==> flow/design.v <==
`timescale 1ns / 1ps
module uart_rx(
               input               clk          ,		 
               input               rst_n        ,	
               input               din          ,
               output  reg [7:0]    dout         ,		
               output  reg         dout_vld     
               );
parameter    	   BPS	  =	217;	 
reg   [14:0]        cnt0         ;
wire                add_cnt0     ;
wire                end_cnt0     ;
reg   [ 3:0]        cnt1         ;
wire                add_cnt1     ;
wire                end_cnt1     ;
reg                 rx0          ;	
reg                 rx1          ;	
reg                 rx2          ;	
wire                rx_en        ;
reg                 flag_add     ;
always @ (posedge clk or negedge rst_n) begin
	if(!rst_n) begin
		rx0 <= 1'b1;
        rx1 <= 1'b1;
        rx2 <= 1'b1;
	end
	else begin
		rx0 <= din;
        rx1 <= rx0;
        rx2 <= rx1;
	end
end
assign rx_en = rx2 & ~rx1;	
always @(posedge clk or negedge rst_n)begin
    if(!rst_n)begin
        cnt0 <= 0;
    end
    else if(add_cnt0)begin
        if(end_cnt0)
            cnt0 <= 0;
        else
            cnt0 <= cnt0 + 1;
    end
end
assign add_cnt0 = flag_add;
assign end_cnt0 = add_cnt0 && cnt0==BPS-1 ;
always @(posedge clk or negedge rst_n)begin 
    if(!rst_n)begin
        cnt1 <= 0;
    end
    else if(add_cnt1)begin
        if(end_cnt1)
            cnt1 <= 0;
        else
            cnt1 <= cnt1 + 1;
    end
end
assign add_cnt1 = end_cnt0;
assign end_cnt1 = add_cnt1 && cnt1==9-1 ;  
always @ (posedge clk or negedge rst_n)begin
	if(!rst_n) begin
		flag_add <= 1'b0;
	end
	else if(rx_en) begin		
		flag_add <= 1'b1;	
	end
    else if(end_cnt1) begin		
		flag_add <= 1'b0;	
	end
end
always @ (posedge clk or negedge rst_n)begin
	if(!rst_n) begin
		dout <= 8'd0;
	end
	else if(add_cnt0 && cnt0==BPS/2-1 && cnt1!=0) begin		 
	    dout[cnt1-1]<= rx2 ;
	end
end
always @ (posedge clk or negedge rst_n)begin
	if(!rst_n) begin
		dout_vld <= 1'b0;
	end
    else if(end_cnt1) begin		
		dout_vld <= 1'b1;	
	end
	else begin	
        dout_vld <= 1'b0;			
	end
end
endmodule
`timescale 1ns / 1ps
module uart_tx(
                 input             clk    ,			
                 input             rst_n  ,		
                 input [7:0]       din    ,
                 input             din_vld,	  
                 output reg        rdy    ,   
                 output reg        dout   
             );
parameter         BPS    = 217;
reg   [7:0]       tx_data_tmp;	
reg               flag_add   ;
reg   [14:0]      cnt0       ;
wire              add_cnt0   ;
wire              end_cnt0   ;
reg   [ 3:0]      cnt1       ;
wire              add_cnt1   ;
wire              end_cnt1   ;
wire  [ 9:0]      data       ;
always  @(posedge clk or negedge rst_n)begin
    if(rst_n==1'b0)begin
        flag_add <= 0;
    end
    else if(flag_add==0 && din_vld)begin
        flag_add <= 1;
    end
    else if(end_cnt1)begin
        flag_add <= 0;
    end
end
always @(posedge clk or negedge rst_n)begin
    if(!rst_n)begin
        cnt0 <= 0;
    end
    else if(add_cnt0)begin
        if(end_cnt0)
            cnt0 <= 0;
        else
            cnt0 <= cnt0 + 1;
    end
end
assign add_cnt0 = flag_add;
assign end_cnt0 = add_cnt0 && cnt0==BPS-1 ;
always @(posedge clk or negedge rst_n)begin 
    if(!rst_n)begin
        cnt1 <= 0;
    end
    else if(add_cnt1)begin
        if(end_cnt1)
            cnt1 <= 0;
        else
            cnt1 <= cnt1 + 1;
    end
end
assign add_cnt1 = end_cnt0;
assign end_cnt1 = add_cnt1 && cnt1==10-1 ;
always @ (posedge clk or negedge rst_n) begin
	if(!rst_n) begin
		tx_data_tmp <=8'd0;
	end
	else if(flag_add==1'b0 && din_vld) begin	
		tx_data_tmp <= din;	
	end
end
always @ (posedge clk or negedge rst_n) begin
	if(!rst_n) begin
		dout <= 1'b1;
	end
	else if(add_cnt0 && cnt0==1-1)begin
        dout<= data[cnt1];
    end 
end
assign  data = {1'b1,tx_data_tmp,1'b0};  
always  @(*)begin
    if(din_vld || flag_add)
        rdy = 1'b0;
    else
        rdy = 1'b1;
end
endmodule
module  uart_top(
								input  clk,
								input  rst_n,
								input  din,
								input sw8,
								output  reg  [23:0] pic_out,
								output  reg [16:0] addr,
								output  reg wr_ram,
								output  tx,
								output  reg pic_done,    
								output  reg  pic_download,    
								output  reg [7:0] rgb_led
								);
	wire   dout_vld;
	wire  [7:0] dout;
	reg [3:0] code_p;
	reg  [4:0]  cnt;
	reg  [3:0]  state;
	wire  [3:0]  code;
	wire [7:0]  temp;
	reg [23:0] pic_reg;
	parameter  monitor=0;   
	parameter  second=1 ;
	parameter  third=2 ;
	parameter   fouth=3;
	parameter   fiveth=4;
	parameter   sixth=5;
	parameter   send=6;
	parameter   stop=7;
	assign temp=(dout>8'd57)?(dout-8'd87):(dout-8'd48);
	assign code=temp[3:0];
	always  @ (posedge clk or negedge rst_n)
	    begin
			if  (!rst_n)
			   begin
			      state<=monitor;
				  wr_ram<=1;
				  pic_out<=0;
				  addr<=0;
				  pic_done<=0;
				  end
			else
	case (state)
	monitor:	begin
				   if (dout_vld)
						begin
						    wr_ram<=1;	
							pic_reg[23:20]<=code;
							state<=second;
							code_p<=code;
						end
				 else
				          state<=monitor;
					end
	second:	begin
					if (dout_vld)
							begin
								pic_reg[19:16]<=code;
								state<=third;
								rgb_led<={code_p,code};
							end
					else
							state<=second;
					end
		third:		begin
					if (dout_vld)
						begin
							pic_reg[15:12]<=code;
							state<=fouth;
							code_p<=code;
						end
					else
						state<=third;
					end
		fouth:		begin
					if (dout_vld)
						begin
							pic_reg[11:8]<=code;
							state<=fiveth;
							rgb_led<={code_p,code};
						end
					else
						state<=fouth;
					end
		fiveth:		begin
					if (dout_vld)
						begin
							pic_reg[7:4]<=code;
							state<=sixth;
							code_p<=code;
						end
					else
						state<=fiveth;
					end
        sixth:		begin
					if (dout_vld)
						begin
							pic_reg[3:0]<=code;
							state<=send;
							rgb_led<={code_p,code};
						end
					else
						state<=sixth;
					end
		send: 	 begin
						wr_ram<=0;
						pic_out<=pic_reg;
						if (addr<479)
							begin
								addr<=addr+1;								
								pic_done<=0;
								state<=monitor;
							end
			         else if (addr==479)
					        begin								 
							     addr<=0;		
								 pic_done<=1;
								 state<=stop;								
							end	 
						end
		stop:  begin
					if  (sw8==1)
					    state<=monitor;
					else
						begin
						state<=stop;
						end
				  end
		     endcase
		end
		always  @ (posedge  clk or negedge rst_n)
		    begin
				if (!rst_n)
					cnt<=0;
				else if (state==send)
				    cnt<=cnt+1;
			    else 
					cnt<=cnt;
			end
		always  @ (posedge  clk or negedge rst_n)
			begin
				if (!rst_n)
					pic_download<=1;
		   else if (cnt>=15)
					pic_download<=0;
			else
					pic_download<=1;
			end
		uart_rx #(.BPS(16)) uart_rx(
								.clk(clk),
								.rst_n(rst_n),
								.din(din),
								.dout(dout),
								.dout_vld(dout_vld)
								);
	   uart_tx #(.BPS(16)) uart_tx(
                              .clk(clk)    ,			
                              .rst_n(rst_n)  ,		
							  .din_vld(dout_vld)    ,
							  .din(dout),
							  .dout(tx),
							  .rdy()
							); 
		endmodule 
Reports on uart_top
What the tools print for uart_top, step after step. Lines are those of the file above, counted from 1. Library cell names are shortened. The mark - stands for no value.

Design top: uart_top. Clock: clk. Standard-cell library: sky130hd. Library corner: tt_025C_1v80.

After elaboration
Source: Yosys, flattened and elaborated, memories not mapped. Widths are those after wreduce. Registers that Yosys merges into a memory's read port (data or address) are not register bits. Print and check cells do not count.

The figure for bits in registers is 150. For output and inout bits the number is 53. Under word-level cells stands 129.

The figure for add/sub/neg operators is 10. Order comparisons: 3. The entry for equality and inequality tests reads 17. The figure for shift-type cells is 3. Under muxes and demuxes stands 31. The entry for bitwise operators reads 6. Under reduce/logical cells stands 31.

Operators with widths (count): two-way mux 17 bit (2); variable shift 1 x 33 -> 8 bit (1); variable shift 1 x 33 -> 8 bit with constant A (1); negation 32 -> 33 bit (1); case mux 4 bit (select 8 bit) (1); adder 15 x 1 -> 15 bit with constant B (2); equality test 15 x 4 -> 1 bit with constant B (2); two-way mux 15 bit (2); two-way mux 4 bit (7); AND reduction 3 bit (8); adder 17 x 1 -> 17 bit with constant B (1); less-than comparator 17 x 9 -> 1 bit with constant B (1); equality test 17 x 9 -> 1 bit with constant B (1); equality test 4 x 3 -> 1 bit with constant B (4); two-way mux 8 bit (2); equality test 15 x 3 -> 1 bit with constant B (1); logical NOT 15 bit (1); two-way mux 1 bit (12); variable part select 10 x 4 -> 1 bit (1); logical AND 1 bit (8); nonzero test 2 bit (4); adder 4 x 1 -> 4 bit with constant B (2); equality test 4 x 2 -> 1 bit with constant B (2); equality test 4 bit with constant B (2); greater-than comparator 8 x 6 -> 1 bit with constant B (1); bitwise AND 8 bit (1); OR 8 bit (1); inverter 8 bit (1).

Not listed: further kinds 19, cells in them 28.

Depth
Longest topological path by Yosys (ltp), each cell counted once; first at word level (registers and memories cut), then after technology mapping (sequential cells cut; the memories' decode and read muxes count).

For word-level depth the number is 6. For ABC_AREA the number is 0. The figure for mapped depth is 13.

Netlist
Yosys stat after the flow's synthesis: flattened, memories mapped to cells. It holds for the ABC_AREA given above (unset counts as 0); a run with the other value may have another netlist. Totals and module areas in this step are rounded.

Cell types: dfrtp_1 (count 111, total area 2.78E+03 sq um); edfxtp_1 (count 36, total area 1.08E+03 sq um); mux2_2 (count 43, total area 484.214 sq um); ha_1 (count 22, total area 275.264 sq um); dfstp_2 (count 7, total area 183.926 sq um); xnor2_1 (count 20, total area 175.168 sq um); nand2_1 (count 42, total area 157.651 sq um); xor2_1 (count 16, total area 140.134 sq um); nor4_1 (count 18, total area 112.608 sq um); nor2_1 (count 27, total area 101.347 sq um); and3_1 (count 16, total area 100.096 sq um); nand3_1 (count 20, total area 100.096 sq um); inv_1 (count 21, total area 78.826 sq um); o21ai_0 (count 15, total area 75.072 sq um); clkbuf_1 (count 18, total area 67.565 sq um); nand4_1 (count 9, total area 56.304 sq um); mux2i_1 (count 5, total area 50.048 sq um); or3_1 (count 8, total area 50.048 sq um).

Not listed: further types 38, cells in them 74.

Mapped cells: 528. The entry for cell area after synthesis reads 6660 sq um. Under flip-flop cells stands 154.

By module: a second synthesis without flattening, with its own total; a netlist apart from the flattened one above.

The figure for cells (unflattened synthesis) is 532. Area (unflattened synthesis): 6860 sq um.

Each row is one instance without its submodules.

Modules: uart_top (instances 1, cells 242, area 3640 sq um, seq. area 2510 sq um); uart_rx (BPS=16) (instances 1, cells 167, area 1790 sq um, seq. area 805 sq um); uart_tx (BPS=16) (instances 1, cells 123, area 1430 sq um, seq. area 727 sq um).

Timing after synthesis
Source: OpenSTA report_checks on the synthesized netlist (no wires, ideal clock, input and output delay 20% of the period each), path of least setup slack; recovery checks are left aside. Register names are those of the netlist, which keeps one name where synthesis merged equal registers.

Path type: register to register. From: reg uart_rx.cnt1[0]. To: reg uart_rx.dout[3]. Under clock period stands 10.0 ns. The figure for setup time is 0.128 ns. The entry for launch time at the first pin reads 0.000 ns. Data arrival time: 3.228 ns. Setup slack: 6.644 ns. Path delay: 3.356 ns. Stages: 11. Synthesis period reached: 3.356 ns.

"path delay" is the arrival time less input delay plus setup time. "stages": output pins that drive a net of the path, with the launching flip-flop's if there is one; two outputs of one cell count as two. "synthesis period reached" = period - worst setup slack (recovery checks aside). The figure is calculated, with input and output delays left at 20% of the set period. The rows between start and end are the longest chain of elaborated cells between them; the timing report does not say that the signal goes this way. Where chains are equally long, one stands for them. Each line given opens the expression or statement behind the cell; cells for indexed reads and writes are added by Yosys, which also makes memories of some case tables. A register here has more assigning lines than the two given. Lines with a computed index may be missing from the assigning lines.

Path through: dfrtp_1 -> buf_2 -> inv_1 -> ha_1 -> or3b_2 -> ha_1 -> or4b_4 -> nor4_4 -> nand3_2 -> nor4_1 -> mux2_1. Under cells in the longest elaborated chain stands 6.

Ends and longest elaborated chain, post-synthesis: start: declaration (line 13) `reg   [ 3:0]        cnt1         ;`; start: assignment (line 49) `cnt1 <= 0;`; start: assignment (line 55) `cnt1 <= cnt1 + 1;`; subtractor 4 x 1 -> 5 bit (line 76) `dout[cnt1-1]<= rx2 ;`; negation 32 -> 33 bit (line 76); variable shift 1 x 33 -> 8 bit (line 76); inverter 8 bit (line 76); bitwise AND 8 bit (line 76); OR 8 bit (line 76); end: assignment (line 73) `dout <= 8'd0;`; end: declaration (line 6) `output reg [7:0] dout ,`.

Path in the finished layout
From the final timing report of flow run A: the path of least setup slack in the routed layout; clock arrival at registers is part of the times.

Path type: register to register. From: reg uart_rx.cnt1[0]. To: reg uart_rx.dout[7]. Under clock period stands 10.0 ns. The figure for setup time is 0.12 ns. The entry for launch time at the first pin reads 0.42 ns. Data arrival time: 4.10 ns. Setup slack: 6.21 ns. Stages: 11.

The rows between start and end are the longest chain of elaborated cells between them; the timing report does not say that the signal goes this way. Where chains are equally long, one stands for them. A register here has more assigning lines than the two given. Lines with a computed index may be missing from the assigning lines.

Path through: dfrtp_1 -> buf_2 -> inv_1 -> ha_1 -> or3b_2 -> ha_1 -> or4b_4 -> nor4_4 -> nand3_2 -> nor4_1 -> mux2_1. Under cells in the longest elaborated chain stands 6.

Ends and longest elaborated chain, post-layout: start: declaration (line 13) `reg   [ 3:0]        cnt1         ;`; start: assignment (line 49) `cnt1 <= 0;`; start: assignment (line 55) `cnt1 <= cnt1 + 1;`; subtractor 4 x 1 -> 5 bit (line 76) `dout[cnt1-1]<= rx2 ;`; negation 32 -> 33 bit (line 76); variable shift 1 x 33 -> 8 bit (line 76); inverter 8 bit (line 76); bitwise AND 8 bit (line 76); OR 8 bit (line 76); end: assignment (line 73) `dout <= 8'd0;`; end: declaration (line 6) `output reg [7:0] dout ,`.

Module uart_top, platform sky130hd: 5 stored runs of the flow (Yosys, OpenROAD) with differing settings, in no particular order. Input and output delays are each 20% of the period that was set; the output load is 0.01 pF. "period achieved" is the run's clock period less its worst setup slack. It is reckoned from that one timing run; input and output delays stay at 20% of the period that was set. "time used up by the worst setup path" means the part of the period allowed to the worst setup path (the constraints hold back 20% at inputs and 20% at outputs) less its slack; where the path has registers, the arrival times of their clocks count too. "total power of the final layout" rests on the timing tool's default activity at the inputs, not on a simulated workload. Measured values are rounded.

Flow run A has these settings: CELL_PAD_IN_SITES_DETAIL_PLACEMENT 1; CELL_PAD_IN_SITES_GLOBAL_PLACEMENT 1; CORE_ASPECT_RATIO 1.5; CORE_MARGIN 3; CORE_UTILIZATION 43; CTS_CLUSTER_DIAMETER 343; CTS_CLUSTER_SIZE 60; GPL_ROUTABILITY_DRIVEN 0; GPL_TIMING_DRIVEN 0; HOLD_SLACK_MARGIN 0.06; SETUP_SLACK_MARGIN 1.72; SLEW_MARGIN 5; period_ns 10.0; CAP_MARGIN 20. For the cell area after synthesis the run shows 6660 sq um. For the utilization of the finished layout the run shows 53.4 %. The period achieved comes to 3.795 ns. The measured standard-cell area of the final layout is 8080 sq um. The measured sum of negative setup slack is 0.000 ns. The worst hold slack in the final report is 0.357 ns. The area inside the die boundary is 17000 sq um. The worst setup slack after layout is 6.21 ns. The total power of the final layout stands at 1580 uW. The time used up by the worst setup path comes to 3.79 ns. Critical path kind: register to register.

Flow run B has these settings: CAP_MARGIN 40; CELL_PAD_IN_SITES_DETAIL_PLACEMENT 0; CORE_UTILIZATION 26; CTS_CLUSTER_DIAMETER 252; CTS_CLUSTER_SIZE 48; GPL_TIMING_DRIVEN 0; MIN_ROUTING_LAYER met2; SETUP_SLACK_MARGIN 0.16; SLEW_MARGIN 10; TNS_END_PERCENT 100; period_ns 4.73; CORE_MARGIN 2. For the cell area after synthesis the run shows 6660 sq um. For the utilization of the finished layout the run shows 32.8 %. The period achieved comes to 3.689 ns. The measured standard-cell area of the final layout is 8260 sq um. The measured sum of negative setup slack is 0.000 ns. The worst hold slack in the final report is 0.357 ns. The area inside the die boundary is 26900 sq um. The worst setup slack after layout is 1.04 ns. The total power of the final layout stands at 3360 uW. The time used up by the worst setup path comes to 3.69 ns. Critical path kind: register to register.

Flow run C has these settings: CORE_UTILIZATION 40; period_ns 10.0; CAP_MARGIN 20; CORE_MARGIN 2; SLEW_MARGIN 20. For the cell area after synthesis the run shows 6660 sq um. For the utilization of the finished layout the run shows 48.8 %. The period achieved comes to 3.630 ns. The measured standard-cell area of the final layout is 8010 sq um. The measured sum of negative setup slack is 0.000 ns. The worst hold slack in the final report is 0.349 ns. The area inside the die boundary is 17700 sq um. The worst setup slack after layout is 6.37 ns. The total power of the final layout stands at 1580 uW. The time used up by the worst setup path comes to 3.63 ns. Critical path kind: register to register.

Flow run D has these settings: ABC_AREA 0; CAP_MARGIN 25; CELL_PAD_IN_SITES_DETAIL_PLACEMENT 2; CORE_UTILIZATION 38; CTS_CLUSTER_DIAMETER 267; HOLD_SLACK_MARGIN -0.05; MAX_ROUTING_LAYER met5; PLACE_DENSITY_LB_ADDON 0.16; period_ns 2.23; CORE_MARGIN 2; SLEW_MARGIN 20. For the cell area after synthesis the run shows 6660 sq um. For the utilization of the finished layout the run shows 50.2 %. The period achieved comes to 3.326 ns. The measured standard-cell area of the final layout is 8650 sq um. The measured sum of negative setup slack is -8.32 ns. The worst hold slack in the final report is 0.360 ns. The area inside the die boundary is 18600 sq um. The worst setup slack after layout is -1.10 ns. The total power of the final layout stands at 8510 uW. The time used up by the worst setup path comes to 3.33 ns. Critical path kind: register to register.

Flow run E has these settings: CORE_UTILIZATION 40; period_ns 2.56; CAP_MARGIN 20; CORE_MARGIN 2; SLEW_MARGIN 20. For the cell area after synthesis the run shows 6660 sq um. For the utilization of the finished layout the run shows 51.7 %. The period achieved comes to 3.325 ns. The measured standard-cell area of the final layout is 8480 sq um. The measured sum of negative setup slack is -5.62 ns. The worst hold slack in the final report is 0.367 ns. The area inside the die boundary is 17700 sq um. The worst setup slack after layout is -0.765 ns. The total power of the final layout stands at 6980 uW. The time used up by the worst setup path comes to 3.32 ns. Critical path kind: register to register.
